==> flow/design.v <==
`timescale 1ns / 1ps
module FIR(
    input clk,
    input reset,
    input enable_fir,
    input signed [15:0] fir_data_in,
    output reg signed [31:0] fir_data_out 
    );
    reg signed [15:0] buff0, buff1, buff2, buff3, buff4, buff5, buff6, buff7, buff8, buff9, buff10, buff11, buff12, buff13, buff14;
    wire signed [15:0] tap0, tap1, tap2, tap3, tap4, tap5, tap6, tap7, tap8, tap9, tap10, tap11, tap12, tap13, tap14; 
    reg signed [31:0] acc0, acc1, acc2, acc3, acc4, acc5, acc6, acc7, acc8, acc9, acc10, acc11, acc12, acc13, acc14; 
    assign tap0 = 16'hfe64;
    assign tap1 = 16'hfc8a; 
    assign tap2 = 16'hfc04; 
    assign tap3 = 16'hff93; 
    assign tap4 = 16'h0883; 
    assign tap5 = 16'h14ef; 
    assign tap6 = 16'h1ff7; 
    assign tap7 = 16'h2463; 
    assign tap8 = 16'h1ff7; 
    assign tap9 = 16'h14ef;
    assign tap10 = 16'h0883; 
    assign tap11 = 16'hff93; 
    assign tap12 = 16'hfc04; 
    assign tap13 = 16'hfc8a; 
    assign tap14 = 16'hfe64;
	always @ (posedge clk)
        begin
            if(enable_fir == 1'b1)
                begin
                    buff0 <= fir_data_in;
                    acc0 <= tap0 * buff0;
                    buff1 <= buff0;  
                    acc1 <= tap1 * buff1;
                    buff2 <= buff1; 
                    acc2 <= tap2 * buff2;
                    buff3 <= buff2;     
                    acc3 <= tap3 * buff3;
                    buff4 <= buff3;  
                    acc4 <= tap4 * buff4;
                    buff5 <= buff4; 
                    acc5 <= tap5 * buff5;
                    buff6 <= buff5;  
                    acc6 <= tap6 * buff6;
                    buff7 <= buff6; 
                    acc7 <= tap7 * buff7;
                    buff8 <= buff7;  
                    acc8 <= tap8 * buff8;
                    buff9 <= buff8;     
                    acc9 <= tap9 * buff9;
                    buff10 <= buff9;   
                    acc10 <= tap10 * buff10;
                    buff11 <= buff10;    
                    acc11 <= tap11 * buff11;
                    buff12 <= buff11;    
                    acc12 <= tap12 * buff12;
                    buff13 <= buff12;  
                    acc13 <= tap13 * buff13;  
                    buff14 <= buff13;  
                    acc14 <= tap14 * buff14;  
                end
        end   
    always @ (posedge clk) 
        begin
            if (enable_fir == 1'b1)
                begin
                    fir_data_out <= acc0 + acc1 + acc2 + acc3 + acc4 + acc5 + acc6 + acc7 + acc8 + acc9 + acc10 + acc11 + acc12 + acc13 + acc14;
                end
        end 
endmodule
`timescale 1 ns / 1 ps
module AXIS_FIR_v1_0_S_AXIS #
    (
        parameter integer C_S_AXIS_TDATA_WIDTH	= 16
    )
    (
        input wire [3:0] s_axis_tkeep,
        output reg enable_fir,
        output reg [C_S_AXIS_TDATA_WIDTH-1 : 0] fir_data_in,
        input wire  S_AXIS_ACLK,
        input wire  S_AXIS_ARESETN,
        output wire  S_AXIS_TREADY,
        input wire [C_S_AXIS_TDATA_WIDTH-1 : 0] S_AXIS_TDATA,
        input wire [(C_S_AXIS_TDATA_WIDTH/8)-1 : 0] S_AXIS_TSTRB,
        input wire  S_AXIS_TLAST,
        input wire  S_AXIS_TVALID
    );
    function integer clogb2 (input integer bit_depth);
        begin
            for(clogb2=0; bit_depth>0; clogb2=clogb2+1)
                bit_depth = bit_depth >> 1;
        end
    endfunction
    localparam NUMBER_OF_INPUT_WORDS  = 8;
    localparam bit_num  = clogb2(NUMBER_OF_INPUT_WORDS-1);
    parameter [1:0] IDLE        = 1'b0,  
                    WRITE_FIFO  = 1'b1;  
    reg axis_tready;
    reg mst_exec_state; 
    genvar byte_index;   
    wire fifo_wren;
    reg fifo_full_flag;
    reg [bit_num-1:0] write_pointer;
    reg writes_done;
    assign S_AXIS_TREADY = axis_tready;
    always @ (posedge S_AXIS_ACLK) 
        begin  
            if (!S_AXIS_ARESETN) 
                begin
                  mst_exec_state <= IDLE;
                  axis_tready <= 1'b0;
                end  
            else
                case (mst_exec_state)
                    IDLE: 
                        if (S_AXIS_TVALID)
                            begin
                                mst_exec_state <= WRITE_FIFO;
                                axis_tready <= 1'b1;  
                            end
                        else
                            begin
                                mst_exec_state <= IDLE;
                                axis_tready <= 1'b0;  
                            end
                    WRITE_FIFO: 
                        if (writes_done)
                            begin
                                mst_exec_state <= IDLE;
                            end
                        else
                            begin
                                mst_exec_state <= WRITE_FIFO;
                            end
                endcase
        end
    always@(posedge S_AXIS_ACLK)
        begin
            if(!S_AXIS_ARESETN)
                begin
                    write_pointer <= 0;
                    writes_done <= 1'b0;
                end  
            else
                if (write_pointer <= NUMBER_OF_INPUT_WORDS-1)
                    begin
                        if (fifo_wren)
                            begin
                                write_pointer <= write_pointer + 1;
                                writes_done <= 1'b0;
                            end
                        if ((write_pointer == NUMBER_OF_INPUT_WORDS-1)|| S_AXIS_TLAST)
                            begin
                                writes_done <= 1'b1;
                            end
                    end  
        end
    assign fifo_wren = S_AXIS_TVALID && axis_tready;
    generate 
        for (byte_index=0; byte_index<= (C_S_AXIS_TDATA_WIDTH/8-1); byte_index=byte_index+1)
            begin:FIFO_GEN
                reg  [(C_S_AXIS_TDATA_WIDTH/4)-1:0] stream_data_fifo [0 : NUMBER_OF_INPUT_WORDS-1];
                always @ (posedge S_AXIS_ACLK)
                    begin
                        if (fifo_wren) 
                            begin
                                stream_data_fifo[write_pointer] <= S_AXIS_TDATA[(byte_index*8+7) -: 8];
                            end  
                    end  
            end		
    endgenerate
    always @ (posedge S_AXIS_ACLK)
        begin  
            if (!S_AXIS_ARESETN)
                begin 
                    enable_fir <= 1'b0;
                    fir_data_in <= 16'd0;
                end
            else if (fifo_wren)
                begin
                    enable_fir <= 1'b1;
                    fir_data_in <= S_AXIS_TDATA;
                end
            else 
                begin 
                    enable_fir <= enable_fir;
                    fir_data_in <= fir_data_in;
                end
        end  
endmodule
`timescale 1ns / 1ps
module AXIS_FIR_v1_0_M_AXIS #
    (
        parameter integer C_M_AXIS_TDATA_WIDTH	= 32,
        parameter integer C_M_START_COUNT	= 32
    )
	(
        output reg [3:0] m_axis_tkeep,
        input wire enable_fir,
        input wire [C_M_AXIS_TDATA_WIDTH-1 : 0] fir_data_out,
        input wire  M_AXIS_ACLK,
        input wire  M_AXIS_ARESETN,
        output wire  M_AXIS_TVALID,
        output wire [C_M_AXIS_TDATA_WIDTH-1 : 0] M_AXIS_TDATA,
        output wire [(C_M_AXIS_TDATA_WIDTH/8)-1 : 0] M_AXIS_TSTRB,
        output wire  M_AXIS_TLAST,
        input wire  M_AXIS_TREADY 
	);
	localparam NUMBER_OF_OUTPUT_WORDS = 8;                                               
	function integer clogb2 (input integer bit_depth);                                   
        begin                                                                              
            for(clogb2=0; bit_depth>0; clogb2=clogb2+1)                                      
                bit_depth = bit_depth >> 1;                                                    
        end                                                                                
	endfunction                                                                          
	localparam integer WAIT_COUNT_BITS = clogb2(C_M_START_COUNT-1);                      
	localparam bit_num  = clogb2(NUMBER_OF_OUTPUT_WORDS);                                
	parameter [1:0] IDLE          = 2'b00,  
	                INIT_COUNTER  = 2'b01,  
	                SEND_STREAM   = 2'b10;  
	reg [1:0] mst_exec_state;  
	reg [bit_num-1:0] read_pointer;                                                      
	reg [WAIT_COUNT_BITS-1 : 0] count;
	wire axis_tvalid;
	reg axis_tvalid_delay;
	wire axis_tlast;
	reg axis_tlast_delay;
	reg [C_M_AXIS_TDATA_WIDTH-1 : 0] stream_data_out;
	wire tx_en;
	reg tx_done;
	assign M_AXIS_TVALID = axis_tvalid_delay;
	assign M_AXIS_TDATA	 = stream_data_out;
	assign M_AXIS_TLAST	 = axis_tlast_delay;
	assign M_AXIS_TSTRB	 = {(C_M_AXIS_TDATA_WIDTH/8){1'b1}};
    always @(posedge M_AXIS_ACLK)                                             
        begin                                                                     
            if (!M_AXIS_ARESETN)                                                    
                begin                                                                 
                    mst_exec_state <= IDLE;                                             
                    count    <= 0;                                                      
                end                                                                   
            else                                                                    
                case (mst_exec_state)                                                 
                    IDLE:                                                               
                                mst_exec_state <= INIT_COUNTER;                              
                    INIT_COUNTER:                                                       
                        if (count == C_M_START_COUNT - 1)                               
                            begin                                                           
                                mst_exec_state <= SEND_STREAM;                               
                            end                                                             
                        else                                                              
                            begin                                                           
                                count <= count + 1;                                           
                                mst_exec_state <= INIT_COUNTER;                              
                            end                                                             
                    SEND_STREAM:                                                        
                        if (tx_done)                                                      
                            begin                                                           
                                mst_exec_state <= INIT_COUNTER;
                                count <= 0;                                     
                            end                                                             
                        else                                                              
                            begin                                                           
                                mst_exec_state <= SEND_STREAM;                                
                            end                                                             
                endcase                                                               
        end                                                                       
    assign axis_tvalid = (mst_exec_state != IDLE);
	assign axis_tlast = (read_pointer == NUMBER_OF_OUTPUT_WORDS-1);                                
    always @(posedge M_AXIS_ACLK)                                                                  
        begin                                                                                          
            if (!M_AXIS_ARESETN)                                                                         
                begin                                                                                      
                    axis_tvalid_delay <= 1'b0;                                                               
                    axis_tlast_delay <= 1'b0;                                                                
                end                                                                                        
            else                                                                                         
                begin                                                                                      
                    axis_tvalid_delay <= axis_tvalid;                                                        
                    axis_tlast_delay <= axis_tlast;                                                          
                end                                                                                        
        end                                                                                            
    always@(posedge M_AXIS_ACLK)                                               
        begin                                                                            
            if(!M_AXIS_ARESETN)                                                            
                begin                                                                        
                    read_pointer <= 0;                                                         
                    tx_done <= 1'b0;                                                           
                end                                                                          
            else                                                                           
            if (read_pointer <= NUMBER_OF_OUTPUT_WORDS-1)                                
                begin                                                                      
                    if (tx_en)                                                               
                        begin                                                                  
                            read_pointer <= read_pointer + 1;                                    
                            tx_done <= 1'b0;                                                     
                        end                                                                    
                end                                                                        
            else if (read_pointer == NUMBER_OF_OUTPUT_WORDS)                             
                begin                                                                      
                    tx_done <= 1'b1;   
                    read_pointer <= 0;  
                end                                                                        
        end                                                                              
	assign tx_en = M_AXIS_TREADY && axis_tvalid;   
    always @( posedge M_AXIS_ACLK )                  
        begin                                            
            if(!M_AXIS_ARESETN)                            
                begin                                        
                    stream_data_out <= 1;                      
                end                                          
            else if (tx_en) 
                begin                                        
                    stream_data_out <= fir_data_out;  
                end                                          
        end                                              
    always @ (posedge M_AXIS_ACLK)
        begin
            if (enable_fir == 1'b1 && M_AXIS_ARESETN == 1'b1)
                begin
                    m_axis_tkeep <= 4'hf;
                end
            else
                begin
                    m_axis_tkeep <= 4'h0;
                end
        end    
endmodule
`timescale 1 ns / 1 ps
module AXIS_FIR_v1_0 # 
    (
        parameter integer C_S_AXIS_TDATA_WIDTH	= 16,
        parameter integer C_M_AXIS_TDATA_WIDTH	= 32,
        parameter integer C_M_AXIS_START_COUNT	= 32
    )
    (
        input wire [3:0] s_axis_tkeep,
        output wire [3:0] m_axis_tkeep,
        input wire  s_axis_aclk,
        input wire  s_axis_aresetn,
        output wire  s_axis_tready,
        input wire [C_S_AXIS_TDATA_WIDTH-1 : 0] s_axis_tdata,
        input wire [(C_S_AXIS_TDATA_WIDTH/8)-1 : 0] s_axis_tstrb,
        input wire  s_axis_tlast,
        input wire  s_axis_tvalid,
        input wire  m_axis_aclk,
        input wire  m_axis_aresetn,
        output wire  m_axis_tvalid,
        output wire [C_M_AXIS_TDATA_WIDTH-1 : 0] m_axis_tdata,
        output wire [(C_M_AXIS_TDATA_WIDTH/8)-1 : 0] m_axis_tstrb,
        output wire  m_axis_tlast,
        input wire  m_axis_tready
    );
    wire [C_S_AXIS_TDATA_WIDTH-1 : 0] fir_data_in;
    wire [C_M_AXIS_TDATA_WIDTH-1 : 0] fir_data_out;
    wire enable_fir;
    AXIS_FIR_v1_0_S_AXIS # ( 
        .C_S_AXIS_TDATA_WIDTH(C_S_AXIS_TDATA_WIDTH)
    ) AXIS_FIR_v1_0_S_AXIS_inst (
        .s_axis_tkeep(s_axis_tkeep),
        .enable_fir(enable_fir),
        .fir_data_in(fir_data_in),
        .S_AXIS_ACLK(s_axis_aclk),
        .S_AXIS_ARESETN(s_axis_aresetn),
        .S_AXIS_TREADY(s_axis_tready),
        .S_AXIS_TDATA(s_axis_tdata),
        .S_AXIS_TSTRB(s_axis_tstrb),
        .S_AXIS_TLAST(s_axis_tlast),
        .S_AXIS_TVALID(s_axis_tvalid)
    );
    AXIS_FIR_v1_0_M_AXIS # ( 
        .C_M_AXIS_TDATA_WIDTH(C_M_AXIS_TDATA_WIDTH),
        .C_M_START_COUNT(C_M_AXIS_START_COUNT)
    ) AXIS_FIR_v1_0_M_AXIS_inst (
        .m_axis_tkeep(m_axis_tkeep),
        .enable_fir(enable_fir),
        .fir_data_out(fir_data_out),
        .M_AXIS_ACLK(s_axis_aclk),
        .M_AXIS_ARESETN(s_axis_aresetn),
        .M_AXIS_TVALID(m_axis_tvalid),
        .M_AXIS_TDATA(m_axis_tdata),
        .M_AXIS_TSTRB(m_axis_tstrb),
        .M_AXIS_TLAST(m_axis_tlast),
        .M_AXIS_TREADY(m_axis_tready)
    );
    FIR LPF_FIR_inst (
        .clk(s_axis_aclk),
        .reset(s_axis_aresetn),
        .enable_fir(enable_fir),
        .fir_data_in(fir_data_in),  
        .fir_data_out(fir_data_out)  
    );
endmodule
==> reports on AXIS_FIR_v1_0 <==
---- Reports on AXIS_FIR_v1_0 ----
Tool output for the design above before and after an edit, in the order of the flow.
"unedited" refers to lines of the RTL above, "edited" to lines of the edited file.
"difference": "edited" minus "unedited" as printed here. "rel. change": 100 x difference / "unedited".
Cell names lack the library's common part.
Not given: --
design
  top module .............................. AXIS_FIR_v1_0
  clock input ............................. s_axis_aclk
  standard-cell library ................... sky130hd
  library corner .......................... tt_025C_1v80

---- The edit ----
Unified diff, file above to edited file.
The edit is scripted: it alters the design's behaviour and was not made to optimise anything.
begin of diff
@@ -207,5 +207,5 @@
         input wire  M_AXIS_TREADY 
 	);
-	localparam NUMBER_OF_OUTPUT_WORDS = 8;                                               
+	localparam NUMBER_OF_OUTPUT_WORDS = 12;                                               
 	function integer clogb2 (input integer bit_depth);                                   
         begin                                                                              
end of diff

---- Word-level counts ----
Yosys after proc, flatten, opt, wreduce and memory -nomap, before mapping. Memory bits, and registers merged into a memory's read port (data or address), are not among the register bits. Print and check cells are not counted. Equal cells are merged and count once.
bit counts
  what                             unedited  edited  difference  rel. change (%)
  memory bits (read-only)          0         0       0           --
  bits of input ports              29        29      0           0.00
  cells after elaboration          121       121     0           0.00
  memories                         0         0       0           --
  bits in latches                  0         0       0           --
  register bits                    815       815     0           0.00
  RAM bits                         0         0       0           --
  word width x clocked read ports  0         0       0           --
cells by class
  what                        unedited  edited  difference  rel. change (%)
  $lt $le $gt $ge             2         2       0           0.00
  muxes and demuxes           18        18      0           0.00
  divide/modulo/power cells   0         0       0           --
  shifts and indexed selects  0         0       0           --
  bitwise logic cells         1         1       0           0.00
  add/sub/neg operators       17        17      0           0.00
  multipliers                 15        15      0           0.00
  equal/unequal tests         9         9       0           0.00
  reduce/logical cells        14        14      0           0.00
operators with widths
  cell                                                                               unedited  edited  difference  rel. change (%)
  4-bit by 3-bit equality test with 1-bit output (second input constant)             1         0       -1          -100.00
  4-bit equality test (second input constant)                                        1         2       +1          +100.00
  4-bit by 3-bit less-or-equal comparator with 1-bit output (second input constant)  1         0       -1          -100.00
  4-bit less-or-equal comparator (second input constant)                             0         1       +1          --
Operator kinds equal on both sides are left out: 32.

---- Depth ----
Yosys ltp: most cells in a row. Word level: on the elaborated netlist, between registers, memories and ports. Mapped: between sequential cells and ports; inverters and the memories' decode and read muxes count.
depth
  what                          unedited  edited  difference  rel. change (%)
  depth after elaboration       14        14      0           0.00
  ABC_AREA                      0         0       --          --
  depth in mapped cells         24        24      0           0.00
  depth with buffers taken out  24        24      0           0.00

---- Synthesis result ----
Yosys stat after the flow's synthesis: flattened, memories mapped to cells. It holds for the ABC_AREA given above (unset counts as 0); a run with the other value may have another netlist.
cell types
  cell      unedited  edited  difference  rel. change (%)
  nor2_1    218       159     -59         -27.06
  o21ai_0   174       143     -31         -17.82
  nor2b_1   49        25      -24         -48.98
  inv_1     2026      2005    -21         -1.04
  a21o_1    80        101     +21         +26.25
  a21oi_1   249       268     +19         +7.63
  xor2_1    90        109     +19         +21.11
  o21bai_1  46        60      +14         +30.43
  nand4_1   27        17      -10         -37.04
  a21boi_0  69        61      -8          -11.59
  o31ai_1   12        4       -8          -66.67
  nand2_1   239       232     -7          -2.93
  a221oi_1  7         0       -7          -100.00
  xnor2_1   334       328     -6          -1.80
  nand3_1   59        65      +6          +10.17
  o21a_1    40        45      +5          +12.50
  a31oi_1   26        21      -5          -19.23
  and3_1    24        29      +5          +20.83
Cell types equal on both sides are left out: 14.
The list need not be complete.
mapped netlist
  what                                unedited  edited   difference  rel. change (%)
  mapped area (um^2)                  81122.8   80765.0  -357.8      -0.44
  mapped cells                        7357      7241     -116        -1.58
  sequential part of the area (um^2)  20830.0   20830.0  0.0         0.00
  mapped flip-flops                   717       717      0           0.00
By module: a second synthesis without flattening, with its own total; a netlist apart from the flattened one above.
second synthesis, totals
  what                                 unedited  edited   difference  rel. change (%)
  cells (unflattened synthesis)        7323      7281     -42         -0.57
  area (unflattened synthesis) (um^2)  81255.4   80808.8  -446.6      -0.55
Rows give one instance, submodules left out.
modules, unedited
  module                                           area (um^2)  cells  seq. area (um^2)  instances
  FIR                                              78406.4      7002   19428.6           1
  AXIS_FIR_v1_0_M_AXIS                             1970.6       226    940.9             1
  AXIS_FIR_v1_0_S_AXIS #(C_S_AXIS_TDATA_WIDTH=16)  878.3        95     460.4             1
  AXIS_FIR_v1_0                                    0.0          0      0.0               1
modules, edited
  module                                           area (um^2)  cells  seq. area (um^2)  instances
  FIR                                              77879.7      6948   19428.6           1
  AXIS_FIR_v1_0_M_AXIS                             2050.7       238    940.9             1
  AXIS_FIR_v1_0_S_AXIS #(C_S_AXIS_TDATA_WIDTH=16)  878.3        95     460.4             1
  AXIS_FIR_v1_0                                    0.0          0      0.0               1

---- Timing after synthesis ----
Path of least setup slack by OpenSTA after synthesis, without wires, with an ideal clock, recovery checks aside; 20% of the period is set as input and as output delay. Where synthesis merged equal registers, the netlist keeps one of their names.
timing path post-synthesis
  what                           unedited                                            edited                                              difference  rel. change (%)
  kind                           reg-to-reg                                          reg-to-reg                                          --          --
  from                           register AXIS_FIR_v1_0_S_AXIS_inst.enable_fir       register AXIS_FIR_v1_0_S_AXIS_inst.enable_fir       --          --
  to                             register AXIS_FIR_v1_0_M_AXIS_inst.m_axis_tkeep[2]  register AXIS_FIR_v1_0_M_AXIS_inst.m_axis_tkeep[2]  --          --
  setup slack (ps)               -7710                                               -7710                                               0           --
  data required time (ps)        7842                                                7842                                                0           0.00
  path buffers                   0                                                   0                                                   0           --
  period (ps)                    8000                                                8000                                                0           0.00
  stages                         2                                                   2                                                   0           0.00
  data arrival time (ps)         15553                                               15553                                               0           0.00
  delay of the path (ps)         15711                                               15711                                               0           0.00
  synthesis period reached (ps)  15710                                               15710                                               0           0.00
"delay of the path" is the arrival time less input delay plus setup time.
"stages" counts driving pins, that of a launching flip-flop among them; a cell with two outputs on the path counts twice.
"synthesis period reached" = period - worst setup slack (recovery checks aside). The figure is calculated, with input and output delays left at 20% of the set period.
Between the ends stands the longest chain of elaborated cells between them, by number of cells; it is not shown to be the way that was timed. Of several equally long chains one is given.
Each line given opens the expression or statement behind the cell; cells for indexed reads and writes are added by Yosys, which also makes memories of some case tables.
At most two assigning lines are given for a register; there are more.
on the way, post-synthesis, unedited
  cell sequence ........................... dfxtp_1 -> and2_1
  length of the longest elaborated chain .. 2
  elaborated cells between the ends (all ways) .. 2
  source lines of those cells ............. 1
  those cells by class .................... mux (1); reduce/logical (1)
ends and longest elaborated chain, post-synthesis, unedited
  what               line  source
  start, declared    78    output reg enable_fir,
  start, assigned    176   enable_fir <= 1'b0;
  start, assigned    186   enable_fir <= enable_fir;
  1-bit logical AND  319   if (enable_fir == 1'b1 && M_AXIS_ARESETN == 1'b1)
  4-bit 2-to-1 mux   319
  end, assigned      321   m_axis_tkeep <= 4'hf;
  end, assigned      325   m_axis_tkeep <= 4'h0;
  end, declared      198   output reg [3:0] m_axis_tkeep,
on the way, post-synthesis, edited
  cell sequence ........................... dfxtp_1 -> and2_1
  length of the longest elaborated chain .. 2
  elaborated cells between the ends (all ways) .. 2
  source lines of those cells ............. 1
  those cells by class .................... mux (1); reduce/logical (1)
ends and longest elaborated chain, post-synthesis, edited
  what               line  source
  start, declared    78    output reg enable_fir,
  start, assigned    176   enable_fir <= 1'b0;
  start, assigned    186   enable_fir <= enable_fir;
  1-bit logical AND  319   if (enable_fir == 1'b1 && M_AXIS_ARESETN == 1'b1)
  4-bit 2-to-1 mux   319
  end, assigned      321   m_axis_tkeep <= 4'hf;
  end, assigned      325   m_axis_tkeep <= 4'h0;
  end, declared      198   output reg [3:0] m_axis_tkeep,

---- Path in the finished layout ----
From the final timing report of the runs of pair 1: the path of least setup slack in the routed layout; clock arrival at registers is part of the times.
The report prints the path's times to 10 ps; the period is as set.
timing path post-layout
  what                     unedited                        edited                                  difference  rel. change (%)
  kind                     reg-to-reg                      reg-to-reg                              --          --
  from                     register LPF_FIR_inst.buff6[7]  register (name not given)               --          --
  to                       register LPF_FIR_inst.acc6[30]  register LPF_FIR_inst.fir_data_out[31]  --          --
  period (ps)              8000                            8000                                    0           0.00
  data arrival time (ps)   7710                            7250                                    -460        -5.97
  data required time (ps)  8440                            8420                                    -20         -0.24
  stages                   21                              19                                      -2          -9.52
  path buffers             0                               0                                       0           --
  setup slack (ps)         730                             1170                                    +440        --
Between the ends stands the longest chain of elaborated cells between them, by number of cells; it is not shown to be the way that was timed. Of several equally long chains one is given.
on the way, post-layout, unedited
  cell sequence ........................... edfxtp_1 -> fa_1 -> inv_1 -> fa_1 -> fa_1 -> inv_1 -> fa_1 -> fa_1 -> inv_1 -> fa_1 -> inv_1 -> ha_1 -> nand3_1 -> a2111oi_0 -> a22oi_1 -> o21ai_1 -> nand4_1 -> a2111o_1 -> nor2b_1 -> o31a_1 -> xnor2_1
  length of the longest elaborated chain .. 1
  elaborated cells between the ends (all ways) .. 1
  source lines of those cells ............. 1
  those cells by class .................... mul (1)
ends and longest elaborated chain, post-layout, unedited
  what                                            line  source
  start, declared                                 9     reg signed [15:0] buff0, buff1, buff2, buff3, buff4, buff5, buff6, buff7, buff8, buff9, buff10, buff11, buff12 ...
  start, assigned                                 43    buff6 <= buff5;
  14-bit by 16-bit multiplier with 30-bit output  44    acc6 <= tap6 * buff6;
  end, assigned                                   44
  end, declared                                   11    reg signed [31:0] acc0, acc1, acc2, acc3, acc4, acc5, acc6, acc7, acc8, acc9, acc10, acc11, acc12, acc13, acc1 ...
on the way, post-layout, edited
  cell sequence ........................... edfxtp_1 -> inv_1 -> fa_1 -> fa_1 -> inv_1 -> fa_1 -> fa_1 -> fa_1 -> fa_1 -> ha_1 -> o21ai_0 -> a21boi_0 -> a31oi_1 -> a2111oi_0 -> o21ai_0 -> o211a_1 -> o21bai_1 -> a21oi_1 -> xnor2_1
ends and longest elaborated chain, post-layout, edited
  what           line  source
  end, assigned  67    fir_data_out <= acc0 + acc1 + acc2 + acc3 + acc4 + acc5 + acc6 + acc7 + acc8 + acc9 + acc10 + acc11 + acc12 + ...
  end, declared  7     output reg signed [31:0] fir_data_out
edited: Chain of elaborated cells between the ends: none given.

---- Layout results ----
Both versions went through the flow (Yosys, OpenROAD) with the same settings in each pair. Constraints: input delay and output delay 20% of the set period each, output load 0.01 pF.
flow settings, pair 1
  period_ns ............................... 8.0
  CAP_MARGIN .............................. 20
  CORE_MARGIN ............................. 2
  CORE_UTILIZATION ........................ 40
  SLEW_MARGIN ............................. 20
measured results, pair 1
  what                                    unedited  edited    difference  rel. change (%)
  std-cell area (final layout) (um^2)     88303.4   87739.1   -564.3      -0.64
  area of the synthesized netlist (um^2)  81122.8   80765.0   -357.8      -0.44
  achieved clock period (ps)              7266      6828      -438        -6.03
  total die area (um^2)                   206425.0  205522.0  -903.0      -0.44
  lowest setup slack (ps)                 734       1172      +438        --
  utilization                             0.437     0.438     +0.001      --
  sum of negative setup slack (ps)        0         0         0           --
flow settings, pair 2
  ABC_AREA ................................ 0
  CELL_PAD_IN_SITES_DETAIL_PLACEMENT ...... 0
  CORE_UTILIZATION ........................ 27
  CTS_CLUSTER_DIAMETER .................... 197
  GPL_TIMING_DRIVEN ....................... 0
  MIN_ROUTING_LAYER ....................... met1
  PLACE_DENSITY_LB_ADDON .................. 0.06
  SETUP_SLACK_MARGIN ...................... 0.1
  TNS_END_PERCENT ......................... 30
  period_ns ............................... 6.91
  CAP_MARGIN .............................. 20
  CORE_MARGIN ............................. 2
  SLEW_MARGIN ............................. 20
measured results, pair 2
  what                                    unedited  edited    difference  rel. change (%)
  std-cell area (final layout) (um^2)     91656.7   91411.4   -245.3      -0.27
  area of the synthesized netlist (um^2)  81122.8   80765.0   -357.8      -0.44
  achieved clock period (ps)              6727      6596      -131        -1.95
  total die area (um^2)                   304853.0  303518.0  -1335.0     -0.44
  lowest setup slack (ps)                 183       314       +131        --
  utilization                             0.306     0.307     +0.001      --
  sum of negative setup slack (ps)        0         0         0           --
"achieved clock period" means the clock period less the worst setup slack. The figure is calculated, with input and output delays left at 20% of the set period.
